==> flow/design.v <==
module GENCLK1K( 
		CLK1K, EN1K,
		CLK50M, RSTN
		);
   input CLK50M, RSTN;
   output reg CLK1K;
   output     EN1K;
   reg [7:0] CNT, next_cnt;
   reg next_clk1k;
   assign EN1K = (CNT == 8'd249) & ~CLK1K;
   always @(posedge CLK50M or negedge RSTN) begin
      if (!RSTN) begin
	 CLK1K <= 1'h0;
	 CNT <= 8'h0;
      end
      else begin
	 CNT <= next_cnt;
	 CLK1K <= next_clk1k;
      end
   end
   always @(*) begin
	next_cnt = (CNT == 8'd249) ? 8'd0 : CNT + 8'd1;
	next_clk1k = (CNT == 8'd249) ? ~CLK1K : CLK1K;
   end
endmodule
module GENCLK10K( 
		 CLK10K, EN10K,
		 CLK50M, RSTN
		 );
   input CLK50M;
   input RSTN;
   output reg CLK10K;
   output     EN10K;
   reg [4:0] CNT, next_cnt;
   reg        next_clk10k;
   assign EN10K = (CNT == 5'd24) & ~CLK10K;
   always @(posedge CLK50M, negedge RSTN) begin
      if (!RSTN) begin
         CNT <= 5'd1;
         CLK10K <= 1'b0;
      end
      else begin
         CNT <= next_cnt;
         CLK10K <= next_clk10k;
      end
   end
   always @(*) begin
      next_cnt = (CNT == 5'd24) ? 5'd1 : CNT + 5'd1;
      next_clk10k = (CNT == 5'd24) ? ~CLK10K : CLK10K;
   end
endmodule
module DEBOUNCE #(parameter SET = 1'b1)( 
		KEY_OUT,
		CLK, EN1K, RSTN, KEY_IN
		);
   input CLK, EN1K, RSTN;  
   input KEY_IN;
   output reg KEY_OUT;
   localparam STABLE_CNT = 50;
   reg [5:0]  CNT, next_cnt;
   reg 	      PREV_KEY_IN, next_key_out, next_prev_key_in;
   always @(posedge CLK or negedge RSTN) begin
      if (!RSTN) begin
	 CNT <= 5'h0;
	 KEY_OUT <= SET;
	 PREV_KEY_IN <= SET;
      end
      else if (EN1K) begin
	 CNT <= next_cnt;
	 KEY_OUT <= next_key_out;
	 PREV_KEY_IN <= next_prev_key_in;
      end
   end
   always @(*) begin
      next_cnt = CNT;
      next_key_out = KEY_OUT;
      next_prev_key_in = PREV_KEY_IN;
      if (KEY_IN == PREV_KEY_IN) begin
	 if (CNT < STABLE_CNT) begin
	    next_cnt = CNT + 5'd1;
	 end
	 else begin
	    next_key_out = KEY_IN;
	 end
      end
      else begin
	 next_prev_key_in = KEY_IN;
      end
   end
endmodule
module BCDCNTR #(parameter MAXL = 4'h5, parameter MAXR = 4'h9, parameter SETL = 4'h0, parameter SETR = 4'h0)( 
													     BCD, CARRY,
													     CLK, EN1K, RSTN, EN, SW1, BCD_SET
													     );
   input CLK, EN1K, RSTN, EN, SW1;  
   input [7:0] BCD_SET;
   output reg [7:0] BCD;
   output reg 	    CARRY;
   reg [3:0] 	    next_left_bcd, next_right_bcd;
   reg 		    next_carry;
   always @(posedge CLK or negedge RSTN) begin
      if (!RSTN) begin
	 BCD <= {SETL, SETR};
	 CARRY <= 1'h0;
      end
      else if (EN1K) begin
	 if (SW1) begin
	    BCD <= BCD_SET;
	    CARRY <= next_carry;
	 end
	 else begin
	    BCD <= {next_left_bcd, next_right_bcd};
	    CARRY <= next_carry;
	 end
      end
   end
   always @(*) begin
      if (EN) begin
	 if (BCD[7:4] == MAXL) begin
	    if (BCD[3:0] == MAXR) begin
	       next_left_bcd = SETL;
	       next_right_bcd = SETR;
	       next_carry = 1'b1;
	    end
	    else begin
	       next_left_bcd = BCD[7:4];
	       next_right_bcd = BCD[3:0] + 4'h1;
		   next_carry = 1'b0;
	    end
	 end
	 else begin
	    if (BCD[3:0] == 4'h9) begin
	       next_right_bcd = 4'h0;
	       next_left_bcd = BCD[7:4] + 4'h1;
		   next_carry = 1'b0;
	    end
	    else begin
	       next_right_bcd = BCD[3:0] + 4'h1;
	       next_left_bcd = BCD[7:4];
		   next_carry = 1'b0;
	    end
	 end
      end
      else begin
	 next_right_bcd = BCD[3:0];
	 next_left_bcd = BCD[7:4];
	 next_carry = 1'b0;
      end
   end
endmodule
module SW_BCDCNTR #(parameter MAXL = 4'h5, parameter MAXR = 4'h9, parameter SETL = 4'h0, parameter SETR = 4'h0)( 
														BCD, CARRY,
														CLK, EN1K, RSTN, EN
														);
   input CLK, EN1K, RSTN, EN;  
   output reg [7:0] BCD;
   output reg 	    CARRY;
   reg [3:0] 	    next_left_bcd, next_right_bcd;
   reg 		    next_carry;
   always @(posedge CLK or negedge RSTN) begin
      if (!RSTN) begin
	 BCD <= {SETL, SETR};
	 CARRY <= 1'h0;
      end
      else if (EN1K) begin
	 BCD <= {next_left_bcd, next_right_bcd};
	 CARRY <= next_carry;
      end
   end
   always @(*) begin
      if (EN) begin
	 if (BCD[7:4] == MAXL) begin
	    if (BCD[3:0] == MAXR) begin
	       next_left_bcd = SETL;
	       next_right_bcd = SETR;
	       next_carry = 1'b1;
	    end
	    else begin
	       next_left_bcd = BCD[7:4];
	       next_right_bcd = BCD[3:0] + 4'h1;
		   next_carry = 1'b0;
	    end
	 end
	 else begin
	    if (BCD[3:0] == 4'h9) begin
	       next_right_bcd = 4'h0;
	       next_left_bcd = BCD[7:4] + 4'h1;
		   next_carry = 1'b0;
	    end
	    else begin
	       next_right_bcd = BCD[3:0] + 4'h1;
	       next_left_bcd = BCD[7:4];
		   next_carry = 1'b0;
	    end
	 end
      end
      else begin
	 next_right_bcd = BCD[3:0];
	 next_left_bcd = BCD[7:4];
	 next_carry = 1'b0;
      end
   end
endmodule
module DIGITCLOCK( 
		  SEC, MIN, HOUR, DAY,
		  CLK, EN1K, RSTN, SW1, SW2, SW3, SEC_SET, MIN_SET, HOUR_SET, DAY_SET,
		  SW_SEC, SW_MIN, SW_HOUR, SW_DAY
		  );
   input CLK, EN1K, RSTN, SW1, SW2, SW3;  
   input [7:0] SEC_SET, MIN_SET, HOUR_SET, DAY_SET;
   input [7:0] SW_SEC, SW_MIN, SW_HOUR, SW_DAY;
   output [7:0] SEC, MIN, HOUR, DAY;
   reg [9:0] 	CNT, next_cnt;
   reg 		EN, next_en;
   wire [7:0] 	NORMAL_SEC, NORMAL_MIN, NORMAL_HOUR, NORMAL_DAY;
   wire 	CARRY_SEC, CARRY_MIN, CARRY_HOUR, CARRY_DAY;
   assign DAY = (SW2 == 1'b1) ? SW_DAY : NORMAL_DAY;
   assign HOUR = (SW2 == 1'b1) ? SW_HOUR : NORMAL_HOUR;
   assign MIN = (SW2 == 1'b1) ? SW_MIN : NORMAL_MIN;
   assign SEC = (SW2 == 1'b1) ? SW_SEC : NORMAL_SEC;
   BCDCNTR #(.MAXL(4'h3), .MAXR(4'h1), .SETL(4'h0), .SETR(4'h1))
   UDAY ( 
	 .BCD				(NORMAL_DAY),
	 .CARRY				(CARRY_DAY),
	 .CLK				(CLK),
	 .EN1K				(EN1K),
	 .RSTN				(RSTN),
	 .EN				(CARRY_HOUR),
	 .SW1				(SW1),
	 .BCD_SET			(DAY_SET));
   BCDCNTR #(.MAXL(4'h2), .MAXR(4'h3), .SETL(4'h0), .SETR(4'h0))
   UHOUR ( 
	  .BCD				(NORMAL_HOUR),
	  .CARRY			(CARRY_HOUR),
	  .CLK			(CLK),
	 .EN1K			(EN1K),
	  .RSTN				(RSTN),
	  .EN				(CARRY_MIN),
	  .SW1				(SW1),
	  .BCD_SET			(HOUR_SET));
   BCDCNTR #(.MAXL(4'h5), .MAXR(4'h9), .SETL(4'h0), .SETR(4'h0))
   UMIN ( 
	 .BCD				(NORMAL_MIN),
	 .CARRY				(CARRY_MIN),
	 .CLK				(CLK),
	 .EN1K				(EN1K),
	 .RSTN				(RSTN),
	 .EN				(CARRY_SEC),
	 .SW1				(SW1),
	 .BCD_SET			(MIN_SET));
   BCDCNTR #(.MAXL(4'h5), .MAXR(4'h9), .SETL(4'h0), .SETR(4'h0))
   USEC ( 
	 .BCD				(NORMAL_SEC),
	 .CARRY				(CARRY_SEC),
	 .CLK				(CLK),
	 .EN1K				(EN1K),
	 .RSTN				(RSTN),
	 .EN				(EN),
	 .SW1				(SW1),
	 .BCD_SET			(SEC_SET));
   always @(posedge CLK or negedge RSTN) begin
      if (!RSTN) begin
	 CNT <= 10'h0;
	 EN <= 1'h0;
      end
      else if (EN1K) begin
	 CNT <= next_cnt;
	 EN <= next_en;
      end
   end
   always @(*) begin
      if (SW1) begin
         next_cnt = CNT;
         next_en  = 1'b0;
      end
      else begin
	 if (SW3) begin
            next_cnt = (CNT >= 10'd9) ? 10'd0 : CNT + 10'd1;
            next_en  = (CNT >= 10'd9) ? 1'd1 : 1'd0;
	 end
	 else begin
            next_cnt = (CNT >= 10'd998) ? 10'd0 : CNT + 10'd1;
            next_en  = (CNT >= 10'd998) ? 1'd1 : 1'd0;
	 end
      end
   end
endmodule
module STOPWATCH( 
		 SW_SEC, SW_MIN, SW_HOUR, SW_DAY,
		 CLK, EN1K, RSTN, SW3, KEY3
		 );
   input CLK, EN1K, RSTN, SW3, KEY3;  
   output [7:0] SW_SEC, SW_MIN, SW_HOUR, SW_DAY;
   reg [9:0] 	CNT, next_cnt;
   reg 		EN, next_en;
   reg 		STATE, next_state;
   reg [1:0] 	KEY3_SYNC, next_key3_sync;
   wire 	CARRY_SEC, CARRY_MIN, CARRY_HOUR, CARRY_DAY;
   localparam STOP = 1'b0;
   localparam START = 1'b1;
   SW_BCDCNTR #(.MAXL(4'h3), .MAXR(4'h1), .SETL(4'h0), .SETR(4'h0))
   SWDAY ( 
	  .BCD				(SW_DAY),
	  .CARRY			(CARRY_DAY),
	  .CLK			(CLK),
	 .EN1K			(EN1K),
	  .RSTN				(RSTN),
	  .EN				(CARRY_HOUR));
   SW_BCDCNTR #(.MAXL(4'h2), .MAXR(4'h3), .SETL(4'h0), .SETR(4'h0))
   SWHOUR ( 
	   .BCD				(SW_HOUR),
	   .CARRY			(CARRY_HOUR),
	   .CLK			(CLK),
	 .EN1K			(EN1K),
	   .RSTN			(RSTN),
	   .EN				(CARRY_MIN));
   SW_BCDCNTR #(.MAXL(4'h5), .MAXR(4'h9), .SETL(4'h0), .SETR(4'h0))
   SWMIN ( 
	  .BCD				(SW_MIN),
	  .CARRY			(CARRY_MIN),
	  .CLK			(CLK),
	 .EN1K			(EN1K),
	  .RSTN				(RSTN),
	  .EN				(CARRY_SEC));
   SW_BCDCNTR #(.MAXL(4'h5), .MAXR(4'h9), .SETL(4'h0), .SETR(4'h0))
   SWSEC ( 
	  .BCD				(SW_SEC),
	  .CARRY			(CARRY_SEC),
	  .CLK			(CLK),
	 .EN1K			(EN1K),
	  .RSTN				(RSTN),
	  .EN				(EN));
   always @(posedge CLK or negedge RSTN) begin
      if (!RSTN) begin
	 CNT <= 10'h0;
	 EN <= 1'h0;
	 STATE <= STOP;
	 KEY3_SYNC <= 2'b11;
      end
      else if (EN1K) begin
	 CNT <= next_cnt;
	 EN <= next_en;
	 STATE <= next_state;
	 KEY3_SYNC <= next_key3_sync;
      end
   end
   always @(*) begin
      next_cnt = CNT;
      next_en = EN;
      next_state = STATE;
      next_key3_sync = {KEY3_SYNC[0], KEY3};
      if (KEY3_SYNC == 2'b10) begin
	 next_state = (STATE == START) ? STOP : START;
      end
      else begin
	 case (STATE)
	   STOP : begin
	      next_cnt = CNT;
	      next_en = EN;
	      next_state = STATE;
	   end
	   START : begin
	      if (SW3) begin
		 next_cnt = (CNT >= 10'd9) ? 10'd0 : CNT + 10'd1;
		 next_en = (CNT >= 10'd9) ? 1'd1 : 1'd0;
		 next_state = STATE;
	      end
	      else begin
		 next_cnt = (CNT >= 10'd998) ? 10'd0 : CNT + 10'd1;
		 next_en = (CNT >= 10'd998) ? 1'd1 : 1'd0;
		 next_state = STATE;
	      end
	   end
	 endcase
      end
   end
endmodule
module MANSET( 
	      SEC_SET, MIN_SET, HOUR_SET, DAY_SET,
	      CLK, EN1K, RSTN, SW1, KEY1, KEY2, KEY3, PREV_SEC, PREV_MIN, PREV_HOUR,
	      PREV_DAY
	      );
   input CLK, EN1K, RSTN;  
   input SW1, KEY1, KEY2, KEY3;
   input [7:0] PREV_SEC, PREV_MIN, PREV_HOUR, PREV_DAY;
   output reg [7:0] SEC_SET, MIN_SET, HOUR_SET, DAY_SET;
   reg [1:0] 	    SEL, next_sel;
   reg [7:0] 	    next_sec_set, next_min_set, next_hour_set, next_day_set;
   reg [1:0] 	    KEY1_SYNC, KEY2_SYNC, KEY3_SYNC;
   reg [1:0]  next_key1_sync, next_key2_sync, next_key3_sync;
   localparam SEC_SEL = 2'b00;
   localparam MIN_SEL = 2'b01;
   localparam HOUR_SEL = 2'b10;
   localparam DAY_SEL = 2'b11;
   always @(posedge CLK or negedge RSTN) begin
      if (!RSTN) begin
	 DAY_SET <= 8'h1;
	 HOUR_SET <= 8'h0;
	 MIN_SET <= 8'h0;
	 SEC_SET <= 8'h0;
	 SEL <= 2'b00;
	 KEY1_SYNC <= 2'b11;
	 KEY2_SYNC <= 2'b11;
	 KEY3_SYNC <= 2'b11;
      end
      else if (EN1K) begin
	 DAY_SET <= next_day_set;
	 HOUR_SET <= next_hour_set;
	 MIN_SET <= next_min_set;
	 SEC_SET <= next_sec_set;
	 SEL <= next_sel;
	 KEY1_SYNC <= next_key1_sync;
	 KEY2_SYNC <= next_key2_sync;
	 KEY3_SYNC <= next_key3_sync;
      end
   end
   always @(*) begin
   next_key1_sync = {KEY1_SYNC[0], KEY1};
   next_key2_sync = {KEY2_SYNC[0], KEY2};
   next_key3_sync = {KEY3_SYNC[0], KEY3};
      if (SW1) begin
	  next_sel = SEL;
		next_sec_set = SEC_SET;
		next_min_set = MIN_SET;
		next_hour_set = HOUR_SET;
		next_day_set = DAY_SET;
	 if (KEY3_SYNC == 2'b10) begin
	    next_sel = (SEL == DAY_SEL) ? SEC_SEL : SEL + 2'b01;
	 end
	 else if (KEY2_SYNC == 2'b10) begin
	    case (SEL) 
	      SEC_SEL : begin
			if (SEC_SET[7:4] == 4'h5) begin
				if (SEC_SET[3:0] == 4'h9) begin
					next_sec_set[7:4] = 4'h0;
					next_sec_set[3:0] = 4'h0;
				end
				else begin
					next_sec_set[7:4] = SEC_SET[7:4];
					next_sec_set[3:0] = SEC_SET[3:0] + 4'h1;
				end
			end
			else begin
				if (SEC_SET[3:0] == 4'h9) begin
					next_sec_set[3:0] = 4'h0;
					next_sec_set[7:4] = SEC_SET[7:4] + 4'h1;
				end
				else begin
					next_sec_set[3:0] = SEC_SET[3:0] + 4'h1;
					next_sec_set[7:4] = SEC_SET[7:4];
				end
			end
		  end
	      MIN_SEL : begin
			if (MIN_SET[7:4] == 4'h5) begin
				if (MIN_SET[3:0] == 4'h9) begin
					next_min_set[7:4] = 4'h0;
					next_min_set[3:0] = 4'h0;
				end
				else begin
					next_min_set[7:4] = MIN_SET[7:4];
					next_min_set[3:0] = MIN_SET[3:0] + 4'h1;
				end
			end
			else begin
				if (MIN_SET[3:0] == 4'h9) begin
					next_min_set[3:0] = 4'h0;
					next_min_set[7:4] = MIN_SET[7:4] + 4'h1;
				end
				else begin
					next_min_set[3:0] = MIN_SET[3:0] + 4'h1;
					next_min_set[7:4] = MIN_SET[7:4];
				end
			end
		  end
	      HOUR_SEL : begin
			if (HOUR_SET[7:4] == 4'h2) begin
				if (HOUR_SET[3:0] == 4'h3) begin
					next_hour_set[7:4] = 4'h0;
					next_hour_set[3:0] = 4'h0;
				end
				else begin
					next_hour_set[7:4] = HOUR_SET[7:4];
					next_hour_set[3:0] = HOUR_SET[3:0] + 4'h1;
				end
			end
			else begin
				if (HOUR_SET[3:0] == 4'h9) begin
					next_hour_set[3:0] = 4'h0;
					next_hour_set[7:4] = HOUR_SET[7:4] + 4'h1;
				end
				else begin
					next_hour_set[3:0] = HOUR_SET[3:0] + 4'h1;
					next_hour_set[7:4] = HOUR_SET[7:4];
				end
			end
		  end
	      DAY_SEL : begin
			if (DAY_SET[7:4] == 4'h3) begin
				if (DAY_SET[3:0] == 4'h1) begin
					next_day_set[7:4] = 4'h0;
					next_day_set[3:0] = 4'h1;
				end
				else begin
					next_day_set[7:4] = DAY_SET[7:4];
					next_day_set[3:0] = DAY_SET[3:0] + 4'h1;
				end
			end
			else begin
				if (DAY_SET[3:0] == 4'h9) begin
					next_day_set[3:0] = 4'h0;
					next_day_set[7:4] = DAY_SET[7:4] + 4'h1;
				end
				else begin
					next_day_set[3:0] = DAY_SET[3:0] + 4'h1;
					next_day_set[7:4] = DAY_SET[7:4];
				end
			end
		  end
	    endcase
	 end
	 else if (KEY1_SYNC == 2'b10) begin
	    case (SEL) 
	      SEC_SEL : begin
			if (SEC_SET[7:4] == 4'h0) begin
				if (SEC_SET[3:0] == 4'h0) begin
					next_sec_set[7:4] = 4'h5;
					next_sec_set[3:0] = 4'h9;
				end
				else begin
					next_sec_set[7:4] = SEC_SET[7:4];
					next_sec_set[3:0] = SEC_SET[3:0] - 4'h1;
				end
			end
			else begin
				if (SEC_SET[3:0] == 4'h0) begin
					next_sec_set[3:0] = 4'h9;
					next_sec_set[7:4] = SEC_SET[7:4] - 4'h1;
				end
				else begin
					next_sec_set[3:0] = SEC_SET[3:0] - 4'h1;
					next_sec_set[7:4] = SEC_SET[7:4];
				end
			end
		  end
	      MIN_SEL : begin
			if (MIN_SET[7:4] == 4'h0) begin
				if (MIN_SET[3:0] == 4'h0) begin
					next_min_set[7:4] = 4'h5;
					next_min_set[3:0] = 4'h9;
				end
				else begin
					next_min_set[7:4] = MIN_SET[7:4];
					next_min_set[3:0] = MIN_SET[3:0] - 4'h1;
				end
			end
			else begin
				if (MIN_SET[3:0] == 4'h0) begin
					next_min_set[3:0] = 4'h9;
					next_min_set[7:4] = MIN_SET[7:4] - 4'h1;
				end
				else begin
					next_min_set[3:0] = MIN_SET[3:0] - 4'h1;
					next_min_set[7:4] = MIN_SET[7:4];
				end
			end
		  end
	      HOUR_SEL : begin
			if (HOUR_SET[7:4] == 4'h0) begin
				if (HOUR_SET[3:0] == 4'h0) begin
					next_hour_set[7:4] = 4'h2;
					next_hour_set[3:0] = 4'h3;
				end
				else begin
					next_hour_set[7:4] = HOUR_SET[7:4];
					next_hour_set[3:0] = HOUR_SET[3:0] - 4'h1;
				end
			end
			else begin
				if (HOUR_SET[3:0] == 4'h0) begin
					next_hour_set[3:0] = 4'h9;
					next_hour_set[7:4] = HOUR_SET[7:4] - 4'h1;
				end
				else begin
					next_hour_set[3:0] = HOUR_SET[3:0] - 4'h1;
					next_hour_set[7:4] = HOUR_SET[7:4];
				end
			end
		  end
	      DAY_SEL : begin
			if (DAY_SET[7:4] == 4'h0) begin
				if (DAY_SET[3:0] == 4'h1) begin
					next_day_set[7:4] = 4'h3;
					next_day_set[3:0] = 4'h1;
				end
				else begin
					next_day_set[7:4] = DAY_SET[7:4];
					next_day_set[3:0] = DAY_SET[3:0] - 4'h1;
				end
			end
			else begin
				if (DAY_SET[3:0] == 4'h0) begin
					next_day_set[3:0] = 4'h9;
					next_day_set[7:4] = DAY_SET[7:4] - 4'h1;
				end
				else begin
					next_day_set[3:0] = DAY_SET[3:0] - 4'h1;
					next_day_set[7:4] = DAY_SET[7:4];
				end
			end
		  end
	    endcase
	 end
      end
	  else begin
		next_sel = SEC_SEL;
		next_sec_set = PREV_SEC;
		next_min_set = PREV_MIN;
		next_hour_set = PREV_HOUR;
		next_day_set = PREV_DAY;
	  end
   end
endmodule
module DISPLAY7SEG( 
		   SEG,
		   OUT, PWM_ACT
		   );
   input [3:0] OUT;
   input       PWM_ACT;
   output reg [6:0] SEG;
   always @(*) begin
      case (OUT)
	4'h0 : SEG = (PWM_ACT) ? 7'b1000000 : 7'b1111111;
	4'h1 : SEG = (PWM_ACT) ? 7'b1111001 : 7'b1111111;
	4'h2 : SEG = (PWM_ACT) ? 7'b0100100 : 7'b1111111;
	4'h3 : SEG = (PWM_ACT) ? 7'b0110000 : 7'b1111111;
	4'h4 : SEG = (PWM_ACT) ? 7'b0011001 : 7'b1111111;
	4'h5 : SEG = (PWM_ACT) ? 7'b0010010 : 7'b1111111;
	4'h6 : SEG = (PWM_ACT) ? 7'b0000010 : 7'b1111111;
	4'h7 : SEG = (PWM_ACT) ? 7'b1111000 : 7'b1111111;
	4'h8 : SEG = (PWM_ACT) ? 7'b0000000 : 7'b1111111;
	4'h9 : SEG = (PWM_ACT) ? 7'b0010000 : 7'b1111111;
	default : SEG = 7'b1111111;
      endcase
   end
endmodule
module KNOCK_LED ( 
		  ALARM, LED,
		  CLK, EN1K, RSTN, SW3, KNOCK
		  );
   input CLK, EN1K, RSTN;  
   input SW3, KNOCK;
   output reg ALARM;
   output reg [17:0] LED;
   reg [9:0] 	     ONE_SEC_CNT, next_one_sec_cnt;
   reg [5:0] 	     SEC_CNT, next_sec_cnt;
   reg [4:0] 	     MIN_REMAIN, next_min_remain;
   reg 		     TIMER_EN, next_timer_en;
   reg 		     KNOCK_D, next_knock_d;
   reg 		     KNOCK_FALL, next_knock_fall;
   reg 		     ALARM_PULSE, next_alarm_pulse;
   reg 		     next_alarm;
   reg [17:0] 	     next_led;
   always @(posedge CLK or negedge RSTN) begin
      if (!RSTN) begin
	 ALARM <= 1'h0;
	 KNOCK_D <= 1'h1;
	 KNOCK_FALL <= 1'h0;
	 LED <= 18'h0;
	 MIN_REMAIN <= 5'h0;
	 ONE_SEC_CNT <= 10'h0;
	 SEC_CNT <= 6'h0;
	 TIMER_EN <= 1'h0;
	 ALARM_PULSE <= 1'b0;
      end
      else if (EN1K) begin
	 ALARM <= next_alarm;
	 LED <= next_led;
	 ONE_SEC_CNT <= next_one_sec_cnt;
	 SEC_CNT <= next_sec_cnt;
	 MIN_REMAIN <= next_min_remain;
	 TIMER_EN <= next_timer_en;
	 KNOCK_D <= next_knock_d;
	 KNOCK_FALL <= next_knock_fall;
	 ALARM_PULSE <= next_alarm_pulse;
      end
   end
   always @(*) begin
      next_knock_d = KNOCK;
      next_knock_fall = KNOCK_D & ~KNOCK;
      next_alarm = 1'b0;
	  next_led = (MIN_REMAIN == 5'd0) ? 18'd0 : (18'b1 << MIN_REMAIN) - 18'b1;
      next_one_sec_cnt = ONE_SEC_CNT;
      next_sec_cnt = SEC_CNT;
      next_min_remain = MIN_REMAIN;
      next_timer_en = TIMER_EN;
      next_alarm_pulse = 1'b0;
	  if (KNOCK_FALL) begin
		next_timer_en = 1'b1;
		next_min_remain = (MIN_REMAIN < 5'd19) ? MIN_REMAIN + 5'd1 : MIN_REMAIN;
	  end
	  else begin
		if (TIMER_EN) begin
			if (SW3) begin
				if (ONE_SEC_CNT >= 10'd9) begin
					if (MIN_REMAIN != 5'd0) begin
						if (SEC_CNT == 6'd00) begin
							next_sec_cnt = 6'd59;
							next_min_remain = MIN_REMAIN - 5'd1;
							next_one_sec_cnt = 10'd0;
						end
						else begin
							next_sec_cnt = SEC_CNT - 6'd1;
							next_one_sec_cnt = 10'd0;
						end
					end
					else begin
						if (SEC_CNT == 6'd00) begin
							next_timer_en = 1'b0;
							next_alarm_pulse = 1'b1;
							next_sec_cnt = 6'd0;
							next_one_sec_cnt = 10'd0;
						end
						else begin
							next_sec_cnt = SEC_CNT - 6'd1;
							next_one_sec_cnt = 10'd0;
						end
					end
				end
				else begin
					next_one_sec_cnt = ONE_SEC_CNT + 10'd1;
				end
			end
			else begin
				if (ONE_SEC_CNT >= 10'd999) begin
					if (MIN_REMAIN != 5'd0) begin
						if (SEC_CNT == 6'd00) begin
							next_sec_cnt = 6'd59;
							next_min_remain = MIN_REMAIN - 5'd1;
							next_one_sec_cnt = 10'd0;
						end
						else begin
							next_sec_cnt = SEC_CNT - 6'd1;
							next_one_sec_cnt = 10'd0;
						end
					end
					else begin
						if (SEC_CNT == 6'd00) begin
							next_timer_en = 1'b0;
							next_alarm_pulse = 1'b1;
							next_sec_cnt = 6'd0;
							next_one_sec_cnt = 10'd0;
						end
						else begin
							next_sec_cnt = SEC_CNT - 6'd1;
							next_one_sec_cnt = 10'd0;
						end
					end
				end
				else begin
					next_one_sec_cnt = ONE_SEC_CNT + 10'd1;
				end
			end
		end
		else begin
			next_alarm = (ALARM_PULSE == 1'b1) ? 1'b1 : 1'b0;
		end
	  end
   end
endmodule
module KNOCK_LED_ALARM( 
	     BUZ_OUT,
	     CLK, EN1K, RSTN, ALARM
	     );
   input CLK, EN1K, RSTN;  
   input ALARM;
   output reg BUZ_OUT;
   parameter IDLE = 1'b0;
   parameter BUZ = 1'b1;
   reg 	      STATE, next_state;
   reg 	      next_buz_out;
   reg 	      CLK500, next_clk500;
   reg [6:0]  BEEP_CNT1, next_beep_cnt1;
   reg [8:0]  BEEP_CNT2, next_beep_cnt2;
   reg [2:0]  ALARM_DONE, next_alarm_done;
   always @(posedge CLK or negedge RSTN) begin
      if (!RSTN) begin
	 ALARM_DONE <= 3'h0;
	 BEEP_CNT1 <= 7'h0;
	 BEEP_CNT2 <= 9'h0;
	 BUZ_OUT <= 1'h0;
	 CLK500 <= 1'h0;
	 STATE <= 1'h0;
      end
      else if (EN1K) begin
	 STATE <= next_state;
	 BUZ_OUT <= next_buz_out;
	 CLK500 <= next_clk500;
	 BEEP_CNT1 <= next_beep_cnt1;
	 BEEP_CNT2 <= next_beep_cnt2;
	 ALARM_DONE <= next_alarm_done;
      end
   end
   always @(*) begin
      next_clk500 = ~CLK500;
      case (STATE) 
	IDLE : begin
	   if (ALARM) begin
	      next_state = BUZ;
	      next_buz_out = 1'b0;
	      next_beep_cnt1 = 7'b0;
	      next_beep_cnt2 = 9'd0;
	      next_alarm_done = 3'd0;
	   end
	   else begin
	      next_state = IDLE;
	      next_buz_out = 1'b0;
	      next_beep_cnt1 = 7'b0;
	      next_beep_cnt2 = 8'b0;
	      next_alarm_done = 3'd0;
	   end
	end
	BUZ : begin
	   if (ALARM_DONE == 3'd4) begin
	      next_state = IDLE;
	      next_buz_out = 1'b0;
	      next_beep_cnt1 = 7'd0;
	      next_beep_cnt2 = 9'd0;
	      next_alarm_done = 3'd0;
	   end
	   else begin
	      if (BEEP_CNT2 >= 9'd4) begin
		 next_state = BUZ;
		 next_buz_out = 1'b0;
		 next_beep_cnt1 = 7'd0;
		 next_beep_cnt2 = (BEEP_CNT2 == 9'd511) ? 9'd0 : BEEP_CNT2 + 9'd1;
		 next_alarm_done = (BEEP_CNT2 == 9'd511) ? ALARM_DONE + 3'd1 : ALARM_DONE;
	      end
	      else begin
		 if (BEEP_CNT1 >= 7'd64) begin
		    next_state = BUZ;
		    next_buz_out = CLK500;
		    next_beep_cnt1 = (BEEP_CNT1 == 7'd127) ? 7'd0 : BEEP_CNT1 + 7'd1;
		    next_beep_cnt2 = (BEEP_CNT1 == 7'd127) ? BEEP_CNT2 + 9'd1 : BEEP_CNT2;
		    next_alarm_done = ALARM_DONE;
		 end
		 else begin
		    next_state = BUZ;
		    next_buz_out = 1'b0;
		    next_beep_cnt1 = BEEP_CNT1 + 7'd1;
		    next_beep_cnt2 = BEEP_CNT2;
		    next_alarm_done = ALARM_DONE;
		 end
	      end
	   end
	end
	default : begin
	   next_state = IDLE;
	   next_buz_out = 1'b0;
	   next_beep_cnt1 = 7'd0;
	   next_beep_cnt2 = 3'd0;
	   next_alarm_done = 1'b0;
	end
      endcase
   end
endmodule
module FIRE_DETECT( 
		   FIRE_ALARM,
		   CLK, EN1K, RSTN, SENSOR
		   );
   input CLK, EN1K, RSTN;  
   input SENSOR;
   output reg FIRE_ALARM;
   reg 	  next_fire_alarm;
   always @(posedge CLK or negedge RSTN) begin
      if (!RSTN) begin
	 FIRE_ALARM <= 1'h0;
      end
      else if (EN1K) begin
	 FIRE_ALARM <= next_fire_alarm;
      end
   end
   always @(*) begin
      next_fire_alarm = (SENSOR) ? 1'b1 : 1'b0;
   end
endmodule
module FIRE_ALARM( 
		       BUZ_OUT, FIRE_VALID,
		       CLK, EN1K, RSTN, FIRE_ALARM, KNOCK
		       );
   input CLK, EN1K, RSTN;  
   input FIRE_ALARM, KNOCK;
   output reg BUZ_OUT, FIRE_VALID;
   parameter IDLE = 1'b0;
   parameter BUZ = 1'b1;
   reg 	      STATE, next_state;
   reg 	      next_buz_out;
	reg         next_fire_valid;
   reg 	      CLK500, next_clk500;
   reg 	      KNOCK_D, next_knock_d;
   reg 	      KNOCK_FALL, next_knock_fall;
   reg [8:0]  BEEP_CNT, next_beep_cnt;
   always @(posedge CLK or negedge RSTN) begin
      if (!RSTN) begin
	 BEEP_CNT <= 8'h0;
	 BUZ_OUT <= 1'h0;
	 FIRE_VALID <= 1'h0;
	 CLK500 <= 1'h0;
	 KNOCK_D <= 1'h0;
	 KNOCK_FALL <= 1'h0;
	 STATE <= 1'h0;
      end
      else if (EN1K) begin
	 STATE <= next_state;
	 BUZ_OUT <= next_buz_out;
	 FIRE_VALID <= next_fire_valid;
	 CLK500 <= next_clk500;
	 BEEP_CNT <= next_beep_cnt;
	 KNOCK_D <= next_knock_d;
	 KNOCK_FALL <= next_knock_fall;
      end
   end
   always @(*) begin
      next_clk500 = ~CLK500;
      next_knock_d = KNOCK;
      next_knock_fall = KNOCK_D & ~KNOCK;
		next_fire_valid = FIRE_VALID;
      case (STATE) 
	IDLE : begin
	   if (FIRE_ALARM) begin
	      next_state = BUZ;
	      next_buz_out = 1'b0;
	      next_beep_cnt = 8'b0;
			next_fire_valid = 1'b1;
	   end
	   else begin
	      next_state = IDLE;
	      next_buz_out = 1'b0;
	      next_beep_cnt = 8'b0;
			next_fire_valid = 1'b0;
	   end
	end
	BUZ : begin
	   if (KNOCK_FALL) begin
	      next_state = IDLE;
	      next_buz_out = 1'b0;
	      next_beep_cnt = 8'd0;
			next_fire_valid = 1'b0;
	   end
	   else begin
	      if (BEEP_CNT >= 9'd256) begin
		 next_state = BUZ;
		 next_buz_out = CLK500;
		 next_beep_cnt = (BEEP_CNT == 8'd128) ? 8'd0 : BEEP_CNT + 8'd1;
	      end
	      else begin
		 next_state = BUZ;
		 next_buz_out = 1'b0;
		 next_beep_cnt = BEEP_CNT + 8'd1;
	      end
	   end
	end
	default : begin
	   next_state = IDLE;
	   next_buz_out = 1'b0;
	   next_beep_cnt = 8'd0;
	end
      endcase
   end
endmodule
module ROT_PWMGEN ( 
		   PWM_ACT,
		   CLK, EN10K, RSTN, SW5, ROT_A, ROT_B
		   );
   input CLK, EN10K, RSTN, SW5;
   input ROT_A, ROT_B;
   output reg PWM_ACT;
   reg [7:0]  brightness;
   reg [1:0]  prev_state;
   reg [7:0]  pwm_counter;
   wire [1:0] current_state = {ROT_A, ROT_B};
   always @(posedge CLK or negedge RSTN) begin
		if (!RSTN) begin
			brightness <= 8'd255;
		end
		else if (EN10K) begin
		if (SW5) begin
      case ({prev_state, current_state})
        4'b0001, 4'b0111, 4'b1110, 4'b1000: begin
           if (brightness <= 8'd247)
             brightness <= brightness + 8'd8;
           else
             brightness <= 8'd255;
        end
        4'b0010, 4'b0100, 4'b1101, 4'b1011: begin
           if (brightness >= 8'd8)
             brightness <= brightness - 8'd8;
           else
             brightness <= 8'd0;
        end
        default: brightness <= brightness;
      endcase
		end
		else begin
			brightness <= brightness;
		end
		end
   end
   always @(posedge CLK) begin
      if (EN10K) prev_state <= current_state;
   end
   always @(posedge CLK or negedge RSTN) begin
      if (!RSTN) begin
	 pwm_counter <= 8'b0;
      end
      else if (EN10K) begin
	 pwm_counter <= (pwm_counter == 8'd255) ? 8'd0 : pwm_counter + 8'd1;
      end
   end
   always @(posedge CLK or negedge RSTN) begin
      if (!RSTN) begin
	 PWM_ACT <= 1'b1;
      end
      else if (EN10K) begin
	 if (pwm_counter < brightness) PWM_ACT <= 1'b1;
	 else PWM_ACT <= 1'b0;
      end
   end
endmodule
module CLOCK_TOP( 
	   SEG0, SEG1, SEG2, SEG3, SEG4, SEG5, SEG6, SEG7, LED, BUZ_OUT,
	   CLK50M, KEY1, KEY2, KEY3, SW0, SW1, SW2, SW3, SW4, SW5, KNOCK,
	   SENSOR, ROT_A, ROT_B
	   );
   input CLK50M, KEY1, KEY2, KEY3, SW0, SW1, SW2, SW3, SW4, SW5, KNOCK, SENSOR, ROT_A, ROT_B;
   output [6:0] SEG0, SEG1, SEG2, SEG3, SEG4, SEG5, SEG6, SEG7;
   output [17:0] LED;
   output 	 BUZ_OUT;
   wire 	 CLK1K, CLK10K, EN1K, EN10K, CLEAN_KEY1, CLEAN_KEY2, CLEAN_KEY3, CLEAN_SW1, CLEAN_SW2, CLEAN_SW3, CLEAN_SW4, CLEAN_SW5, ALARM, FIRE_ALARM, FIRE_VALID, PWM_ACT, FIRE_BUZ, KNOCK_LED_BUZ;
   wire [7:0] 	 SEC, MIN, HOUR, DAY;
   wire [7:0] 	 SEC_SET, MIN_SET, HOUR_SET, DAY_SET;
   wire [7:0] 	 SW_SEC, SW_MIN, SW_HOUR, SW_DAY;
   assign BUZ_OUT = (FIRE_VALID) ? FIRE_BUZ : KNOCK_LED_BUZ;
   GENCLK1K
     UGENCLK1K
       ( 
	.RSTN				(SW0),
	.CLK1K				(CLK1K),
	.EN1K				(EN1K),
	.CLK50M				(CLK50M));
   GENCLK10K
     UGENCLK10K
       ( 
	.RSTN					(SW0),
	.CLK10K				(CLK10K),
	.EN10K				(EN10K),
	.CLK50M				(CLK50M));
   DEBOUNCE #(.SET(1'b1))
   UDEBOUNCE_KEY1
     ( 
      .KEY_OUT				(CLEAN_KEY1),
      .KEY_IN				(KEY1),
      .RSTN				(SW0),
      .CLK				(CLK50M),
      .EN1K				(EN1K));
   DEBOUNCE #(.SET(1'b1))
   UDEBOUNCE_KEY2
     ( 
      .KEY_OUT				(CLEAN_KEY2),
      .KEY_IN				(KEY2),
      .RSTN				(SW0),
      .CLK				(CLK50M),
      .EN1K				(EN1K));
   DEBOUNCE #(.SET(1'b1))
   UDEBOUNCE_KEY3
     ( 
      .KEY_OUT				(CLEAN_KEY3),
      .KEY_IN				(KEY3),
      .RSTN				(SW0),
      .CLK				(CLK50M),
      .EN1K				(EN1K));
   DEBOUNCE #(.SET(1'b0))
   UDEBOUNCE_SW1
     ( 
      .KEY_OUT				(CLEAN_SW1),
      .KEY_IN				(SW1),
      .RSTN				(SW0),
      .CLK				(CLK50M),
      .EN1K				(EN1K));
   DEBOUNCE #(.SET(1'b0))
   UDEBOUNCE_SW2
     ( 
      .KEY_OUT				(CLEAN_SW2),
      .KEY_IN				(SW2),
      .RSTN				(SW0),
      .CLK				(CLK50M),
      .EN1K				(EN1K));
   DEBOUNCE #(.SET(1'b0))
   UDEBOUNCE_SW3
     ( 
      .KEY_OUT				(CLEAN_SW3),
      .KEY_IN				(SW3),
      .RSTN				(SW0),
      .CLK				(CLK50M),
      .EN1K				(EN1K));
   DEBOUNCE #(.SET(1'b0))
   UDEBOUNCE_SW4
     ( 
      .KEY_OUT				(CLEAN_SW4),
      .KEY_IN				(SW4),
      .RSTN				(SW0),
      .CLK				(CLK50M),
      .EN1K				(EN1K));
   DEBOUNCE #(.SET(1'b0))
   UDEBOUNCE_SW5
     ( 
      .KEY_OUT				(CLEAN_SW5),
      .KEY_IN				(SW5),
      .RSTN				(SW0),
      .CLK				(CLK50M),
      .EN1K				(EN1K));
   DIGITCLOCK
     UDIGITCLOCK
       ( 
	.SEC					(SEC[7:0]),
	.MIN					(MIN[7:0]),
	.HOUR					(HOUR[7:0]),
	.DAY					(DAY[7:0]),
	.SEC_SET				(SEC_SET[7:0]),
	.MIN_SET				(MIN_SET[7:0]),
	.HOUR_SET				(HOUR_SET[7:0]),
	.DAY_SET				(DAY_SET[7:0]),
	.SW_SEC				(SW_SEC[7:0]),
	.SW_MIN				(SW_MIN[7:0]),
	.SW_HOUR				(SW_HOUR[7:0]),
	.SW_DAY				(SW_DAY[7:0]),
	.RSTN				(SW0),
	.CLK				(CLK50M),
	.EN1K				(EN1K),
	.SW1				(CLEAN_SW1),
	.SW2				(CLEAN_SW2),
	.SW3				(CLEAN_SW3));
   DISPLAY7SEG
     URSEC7SEG
       ( 
	.SEG				(SEG0[6:0]),
	.OUT				(SEC[3:0]),
	.PWM_ACT			(PWM_ACT));
   DISPLAY7SEG
     ULSEC7SEG
       ( 
	.SEG				(SEG1[6:0]),
	.OUT				(SEC[7:4]),
	.PWM_ACT			(PWM_ACT));
   DISPLAY7SEG
     URMIN7SEG
       ( 
	.SEG				(SEG2[6:0]),
	.OUT				(MIN[3:0]),
	.PWM_ACT			(PWM_ACT));
   DISPLAY7SEG
     ULMIN7SEG
       ( 
	.SEG				(SEG3[6:0]),
	.OUT				(MIN[7:4]),
	.PWM_ACT			(PWM_ACT));
   DISPLAY7SEG
     URHOUR7SEG
       ( 
	.SEG				(SEG4[6:0]),
	.OUT				(HOUR[3:0]),
	.PWM_ACT			(PWM_ACT));
   DISPLAY7SEG
     ULHOUR7SEG
       ( 
	.SEG				(SEG5[6:0]),
	.OUT				(HOUR[7:4]),
	.PWM_ACT			(PWM_ACT));
   DISPLAY7SEG
     URDAY7SEG
       ( 
	.SEG				(SEG6[6:0]),
	.OUT				(DAY[3:0]),
	.PWM_ACT			(PWM_ACT));
   DISPLAY7SEG
     ULDAY7SEG
       ( 
	.SEG				(SEG7[6:0]),
	.OUT				(DAY[7:4]),
	.PWM_ACT			(PWM_ACT));
   MANSET
     UMANSET
       ( 
	.SEC_SET				(SEC_SET[7:0]),
	.MIN_SET				(MIN_SET[7:0]),
	.HOUR_SET				(HOUR_SET[7:0]),
	.DAY_SET				(DAY_SET[7:0]),
	.KEY1					(CLEAN_KEY1),
	.KEY2					(CLEAN_KEY2),
	.KEY3					(CLEAN_KEY3),
	.PREV_SEC				(SEC[7:0]),
	.PREV_MIN				(MIN[7:0]),
	.PREV_HOUR				(HOUR[7:0]),
	.PREV_DAY				(DAY[7:0]),
	.RSTN				(SW0),
	.CLK				(CLK50M),
	.EN1K				(EN1K),
	.SW1				(CLEAN_SW1));
   STOPWATCH
     USTOPWATCH
       ( 
	.SW_SEC				(SW_SEC[7:0]),
	.SW_MIN				(SW_MIN[7:0]),
	.SW_HOUR				(SW_HOUR[7:0]),
	.SW_DAY				(SW_DAY[7:0]),
	.KEY3					(CLEAN_KEY3),
	.RSTN (CLEAN_SW2),
	.CLK				(CLK50M),
	.EN1K				(EN1K),
	.SW3				(CLEAN_SW3));
   KNOCK_LED_ALARM
     UALARM
       ( 
	.BUZ_OUT			(KNOCK_LED_BUZ),
	.CLK				(CLK50M),
	.EN1K				(EN1K),
	.RSTN					(SW0),
	.ALARM				(ALARM));
   KNOCK_LED
     UKNOCK
       ( 
	.LED					(LED[17:0]),
	.ALARM				(ALARM),
	.CLK				(CLK50M),
	.EN1K				(EN1K),
	.RSTN					(CLEAN_SW4),
	.SW3				(CLEAN_SW3),
	.KNOCK				(KNOCK));
   FIRE_DETECT
     UFIRE_DETECT
       ( 
	.FIRE_ALARM				(FIRE_ALARM),
	.CLK					(CLK50M),
	.EN1K					(EN1K),
	.RSTN					(SW0),
	.SENSOR				(SENSOR));
   FIRE_ALARM
     UFIRE_ALARM
       ( 
	.BUZ_OUT				(FIRE_BUZ),
	.FIRE_VALID       (FIRE_VALID),
	.CLK					(CLK50M),
	.EN1K					(EN1K),
	.RSTN					(SW0),
	.FIRE_ALARM				(FIRE_ALARM),
	.KNOCK					(KNOCK));
   ROT_PWMGEN
     UROT_PWMGEN
       ( 
	.RSTN					(SW0),
	.PWM_ACT			(PWM_ACT),
	.CLK				(CLK50M),
	.EN10K				(EN10K),
	.SW5				(CLEAN_SW5),
	.ROT_A				(ROT_A),
	.ROT_B				(ROT_B));
endmodule
== Tool chain data of CLOCK_TOP ==
What the tools print for CLOCK_TOP, step after step.
Line numbers count from 1 in the design file above.
Operators carry their Yosys type and port widths (W data, S select, Z words).
Library cell names are shortened.
A cell with n/a has no value.

* Top: CLOCK_TOP
* Clock: CLK50M
* Library: sky130hd
* Timing corner: tt_025C_1v80

== Elaborated design ==
Source: Yosys, flattened and elaborated, memories not mapped. Widths are those after wreduce. Registers that Yosys merges into a memory's read port (data or address) are not register bits. Print and check cells do not count. Equal cells are merged and count once.

* Bits of input ports: 14
* Bits in registers: 315
* Elaborated cells: 720

* Order comparisons: 21
* $add $sub $neg: 57
* Reduce/logical cells: 98
* Multiplexer cells: 251
* Bitwise gates (word level): 31
* Shift operators: 1
* Equality and inequality tests: 166

{| class="wikitable"
|+ Operator list
! cell !! count
|-
| $pmux W7 S10 || 8
|-
| $mux W8 || 44
|-
| $mux W4 || 76
|-
| $eq A4 B3 Y1 const B || 40
|-
| $eq A4 B4 Y1 const B || 32
|-
| $eq A4 B2 Y1 const B || 26
|-
| $mux W10 || 10
|-
| $add A4 B1 Y4 const B || 24
|-
| $mux W7 || 11
|-
| $reduce_and A3 Y1 || 25
|-
| $mux W9 || 8
|-
| $logic_not A4 Y1 || 16
|-
| $mux W1 || 58
|-
| $eq A4 B1 Y1 const B || 12
|-
| $add A6 B1 Y6 const B || 8
|-
| $lt A6 B6 Y1 const B || 8
|-
| $mux W5 || 9
|-
| $mux W6 || 7
|-
| $reduce_and A2 Y1 || 19
|-
| $pmux W9 S2 || 2
|-
| $sub A4 B1 Y4 const B || 8
|-
| $add A10 B1 Y10 const B || 3
|-
| $ge A10 B10 Y1 const B || 3
|-
| $ge A10 B4 Y1 const B || 3
|-
| $ne A3 B3 Y1 const B || 10
|-
| $ne A5 B5 Y1 const B || 6
|-
| $reduce_and A5 Y1 || 6
|-
| $not A1 Y1 || 27
|}

Not listed: further kinds 54, cells in them 116.

== Depth ==
Depth = most cells in a row (Yosys ltp): at word level without a register or memory, in the mapped netlist without a sequential cell, where the memories' decode and read muxes count.

* Word-level depth: 8
* ABC_AREA: 1
* Gate-level depth with buffers: 14
* Depth with buffers taken out: 13

== Synthesis result ==
Source: synth_stat.txt of the flow (Yosys; design flattened, memories mapped). It holds for the ABC_AREA given above (unset counts as 0); a run with the other value may have another netlist.

* Cell count: 2924
* Sequential area: 7873.8 µm²
* Mapped flip-flops: 313
* Chip area (Yosys): 20756.2 µm²

{| class="wikitable"
|+ Cell types
! cell type !! count
|-
| dfrtp_1 || 286
|-
| nand2_1 || 781
|-
| inv_1 || 355
|-
| nand3_1 || 261
|-
| o21ai_0 || 245
|-
| nor2_1 || 287
|-
| ha_1 || 83
|-
| xor2_1 || 85
|-
| dfstp_2 || 25
|-
| nand4_1 || 75
|-
| a21oi_1 || 89
|-
| nor3_1 || 64
|-
| xnor2_1 || 32
|-
| o21ai_1 || 30
|-
| o21ai_2 || 14
|-
| clkbuf_1 || 32
|-
| o211ai_1 || 15
|-
| nand3b_1 || 13
|}

Other cell types: 40; their cells: 152.

== Worst setup path after synthesis ==
Source: OpenSTA report_checks on the synthesized netlist (no wires, ideal clock, input and output delay 20% of the period each), path of least setup slack; recovery checks are left aside. Register names are those of the netlist, which keeps one name where synthesis merged equal registers.

* Path kind: register -> output
* From: register UDEBOUNCE_SW2.KEY_OUT
* To: output port SEG0[3]
* Period: 20000 ps
* Buffers on the path: 2
* Data arrival time: 2776 ps
* Delay of the path: 2776 ps
* External output delay: 4000 ps
* Slack: 13224 ps
* Time at the first pin: 0 ps
* Stages: 12
* Synthesis period reached: 6776 ps

"delay of the path" = arrival - input delay + setup time.
At an output port there is no setup time.
"stages" counts driving pins, that of a launching flip-flop among them; a cell with two outputs on the path counts twice.
"synthesis period reached" = period - worst setup slack (recovery checks aside). The figure is calculated, with input and output delays left at 20% of the set period.
Between the ends stands the longest chain of elaborated cells between them, by number of cells; it is not shown to be the way that was timed. Of several equally long chains one is given.
A line is the first line of the expression or statement that the cell stems from. Yosys adds cells for indexed reads and writes and turns some case tables into memories.

* Path through: dfrtp_1 > buf_4 > buf_4 > nand2_1 > o21ai_0 > inv_1 > nand2_1 > nor2_1 > o21ai_1 > o21ai_0 > nor2_1 > nand3_1
* Cells in the longest elaborated chain: 3

{| class="wikitable"
|+ RTL lines, path post-synthesis
! element !! line !! RTL
|-
| start: declaration || 58 || <nowiki>output reg KEY_OUT;</nowiki>
|-
| start: assignment || 65 || <nowiki>KEY_OUT <= SET;</nowiki>
|-
| start: assignment || 70 || <nowiki>KEY_OUT <= next_key_out;</nowiki>
|-
| $mux W8 || 220 || <nowiki>assign SEC = (SW2 == 1'b1) ? SW_SEC : NORMAL_SEC;</nowiki>
|-
| $eq A4 B4 Y1 || 632 || <nowiki>case (OUT)</nowiki>
|-
| $pmux W7 S10 || 632 ||
|-
| end: declaration || 1036 || <nowiki>output [6:0] SEG0, SEG1, SEG2, SEG3, SEG4, SEG5, SEG6, SEG7;</nowiki>
|}

== Worst path after layout ==
From the final timing report of run 1: the path of least setup slack in the routed layout; clock arrival at registers is part of the times.
The path's times are printed in steps of 10 ps; the period is the one set.

* Path kind: register -> output
* From: register UDEBOUNCE_SW2.KEY_OUT
* To: output port SEG4[5]
* Stages: 11
* External output delay: 2460 ps
* Time at the first pin: 530 ps
* Period: 12300 ps
* Buffers on the path: 2
* Slack: 5770 ps
* Data arrival time: 4070 ps

Between the ends stands the longest chain of elaborated cells between them, by number of cells; it is not shown to be the way that was timed. Of several equally long chains one is given.

* Path through: dfrtp_4 > buf_4 > nand2_1 > o21ai_2 > inv_1 > nor2_1 > nand3_1 > nand3_1 > inv_1 > nand4_1 > clkdlybuf4s50_1
* Cells in the longest elaborated chain: 3

{| class="wikitable"
|+ RTL lines, path post-layout
! element !! line !! RTL
|-
| start: declaration || 58 || <nowiki>output reg KEY_OUT;</nowiki>
|-
| start: assignment || 65 || <nowiki>KEY_OUT <= SET;</nowiki>
|-
| start: assignment || 70 || <nowiki>KEY_OUT <= next_key_out;</nowiki>
|-
| $mux W8 || 218 || <nowiki>assign HOUR = (SW2 == 1'b1) ? SW_HOUR : NORMAL_HOUR;</nowiki>
|-
| $eq A4 B4 Y1 || 632 || <nowiki>case (OUT)</nowiki>
|-
| $pmux W7 S10 || 632 ||
|-
| end: declaration || 1036 || <nowiki>output [6:0] SEG0, SEG1, SEG2, SEG3, SEG4, SEG5, SEG6, SEG7;</nowiki>
|}

Subject: CLOCK_TOP on sky130hd, stored results

Hello all,

Flow measurements of CLOCK_TOP on sky130hd: 3 stored runs with different settings, listed in no order. Input and output delays are each 20% of the period that was set; the output load is 0.01 pF.
"reached clock period" is the run's clock period less its worst setup slack. It is reckoned from that one timing run; input and output delays stay at 20% of the period that was set.
By "critical path time" is meant the share of the clock period that the worst setup path is allowed (20% is reserved at inputs, 20% at outputs), minus its slack. Clock arrival times at its registers enter into it.
By "power consumption" is meant OpenSTA's value without simulated activity: inputs other than the clock are taken to toggle once in ten clock periods, and the tool carries that through the logic.
"critical path time" is given in steps of 10 ps.

=== Run 1 ===
{| class="wikitable"
! Setting !! Value
|-
| ABC_AREA || 1
|-
| CAP_MARGIN || 30
|-
| CORE_ASPECT_RATIO || 1.86
|-
| CORE_MARGIN || 9
|-
| CORE_UTILIZATION || 32
|-
| CTS_CLUSTER_SIZE || 93
|-
| MAX_ROUTING_LAYER || met5
|-
| MIN_ROUTING_LAYER || met1
|-
| SETUP_SLACK_MARGIN || 0.86
|-
| TNS_END_PERCENT || 10
|-
| period_ns || 12.3
|-
| SLEW_MARGIN || 20
|-
! Result !! Value
|-
| Cell area after synthesis || 20756.2 µm²
|-
| Area inside the die boundary || 74799.7 µm²
|-
| Standard-cell area of the final layout || 23676.5 µm²
|-
| Utilization after routing || 36.8 %
|-
| Worst slack on setup checks || 5774 ps
|-
| Final setup TNS || 0 ps
|-
| Power consumption || 2135 µW
|-
| Reached clock period || 6526 ps
|-
| Critical path time || 4070 ps
|-
| Critical path type || register -> output
|}

=== Run 2 ===
{| class="wikitable"
! Setting !! Value
|-
| CORE_UTILIZATION || 30
|-
| period_ns || 8.31
|-
| CAP_MARGIN || 20
|-
| CORE_MARGIN || 2
|-
| SLEW_MARGIN || 20
|-
! Result !! Value
|-
| Cell area after synthesis || 19169.6 µm²
|-
| Area inside the die boundary || 65936.0 µm²
|-
| Standard-cell area of the final layout || 21998.6 µm²
|-
| Utilization after routing || 34.9 %
|-
| Worst slack on setup checks || 2577 ps
|-
| Final setup TNS || 0 ps
|-
| Power consumption || 3207 µW
|-
| Reached clock period || 5733 ps
|-
| Critical path time || 4070 ps
|-
| Critical path type || register -> output
|}

=== Run 3 ===
{| class="wikitable"
! Setting !! Value
|-
| ABC_AREA || 1
|-
| CELL_PAD_IN_SITES_DETAIL_PLACEMENT || 0
|-
| CELL_PAD_IN_SITES_GLOBAL_PLACEMENT || 3
|-
| CORE_UTILIZATION || 69
|-
| CTS_CLUSTER_DIAMETER || 122
|-
| GPL_TIMING_DRIVEN || 0
|-
| PLACE_DENSITY_LB_ADDON || 0.27
|-
| SETUP_SLACK_MARGIN || -0.06
|-
| TNS_END_PERCENT || 30
|-
| period_ns || 5.37
|-
| CAP_MARGIN || 20
|-
| CORE_MARGIN || 2
|-
| SLEW_MARGIN || 20
|}
Incomplete, placement halted on FLW-0024.

Thanks
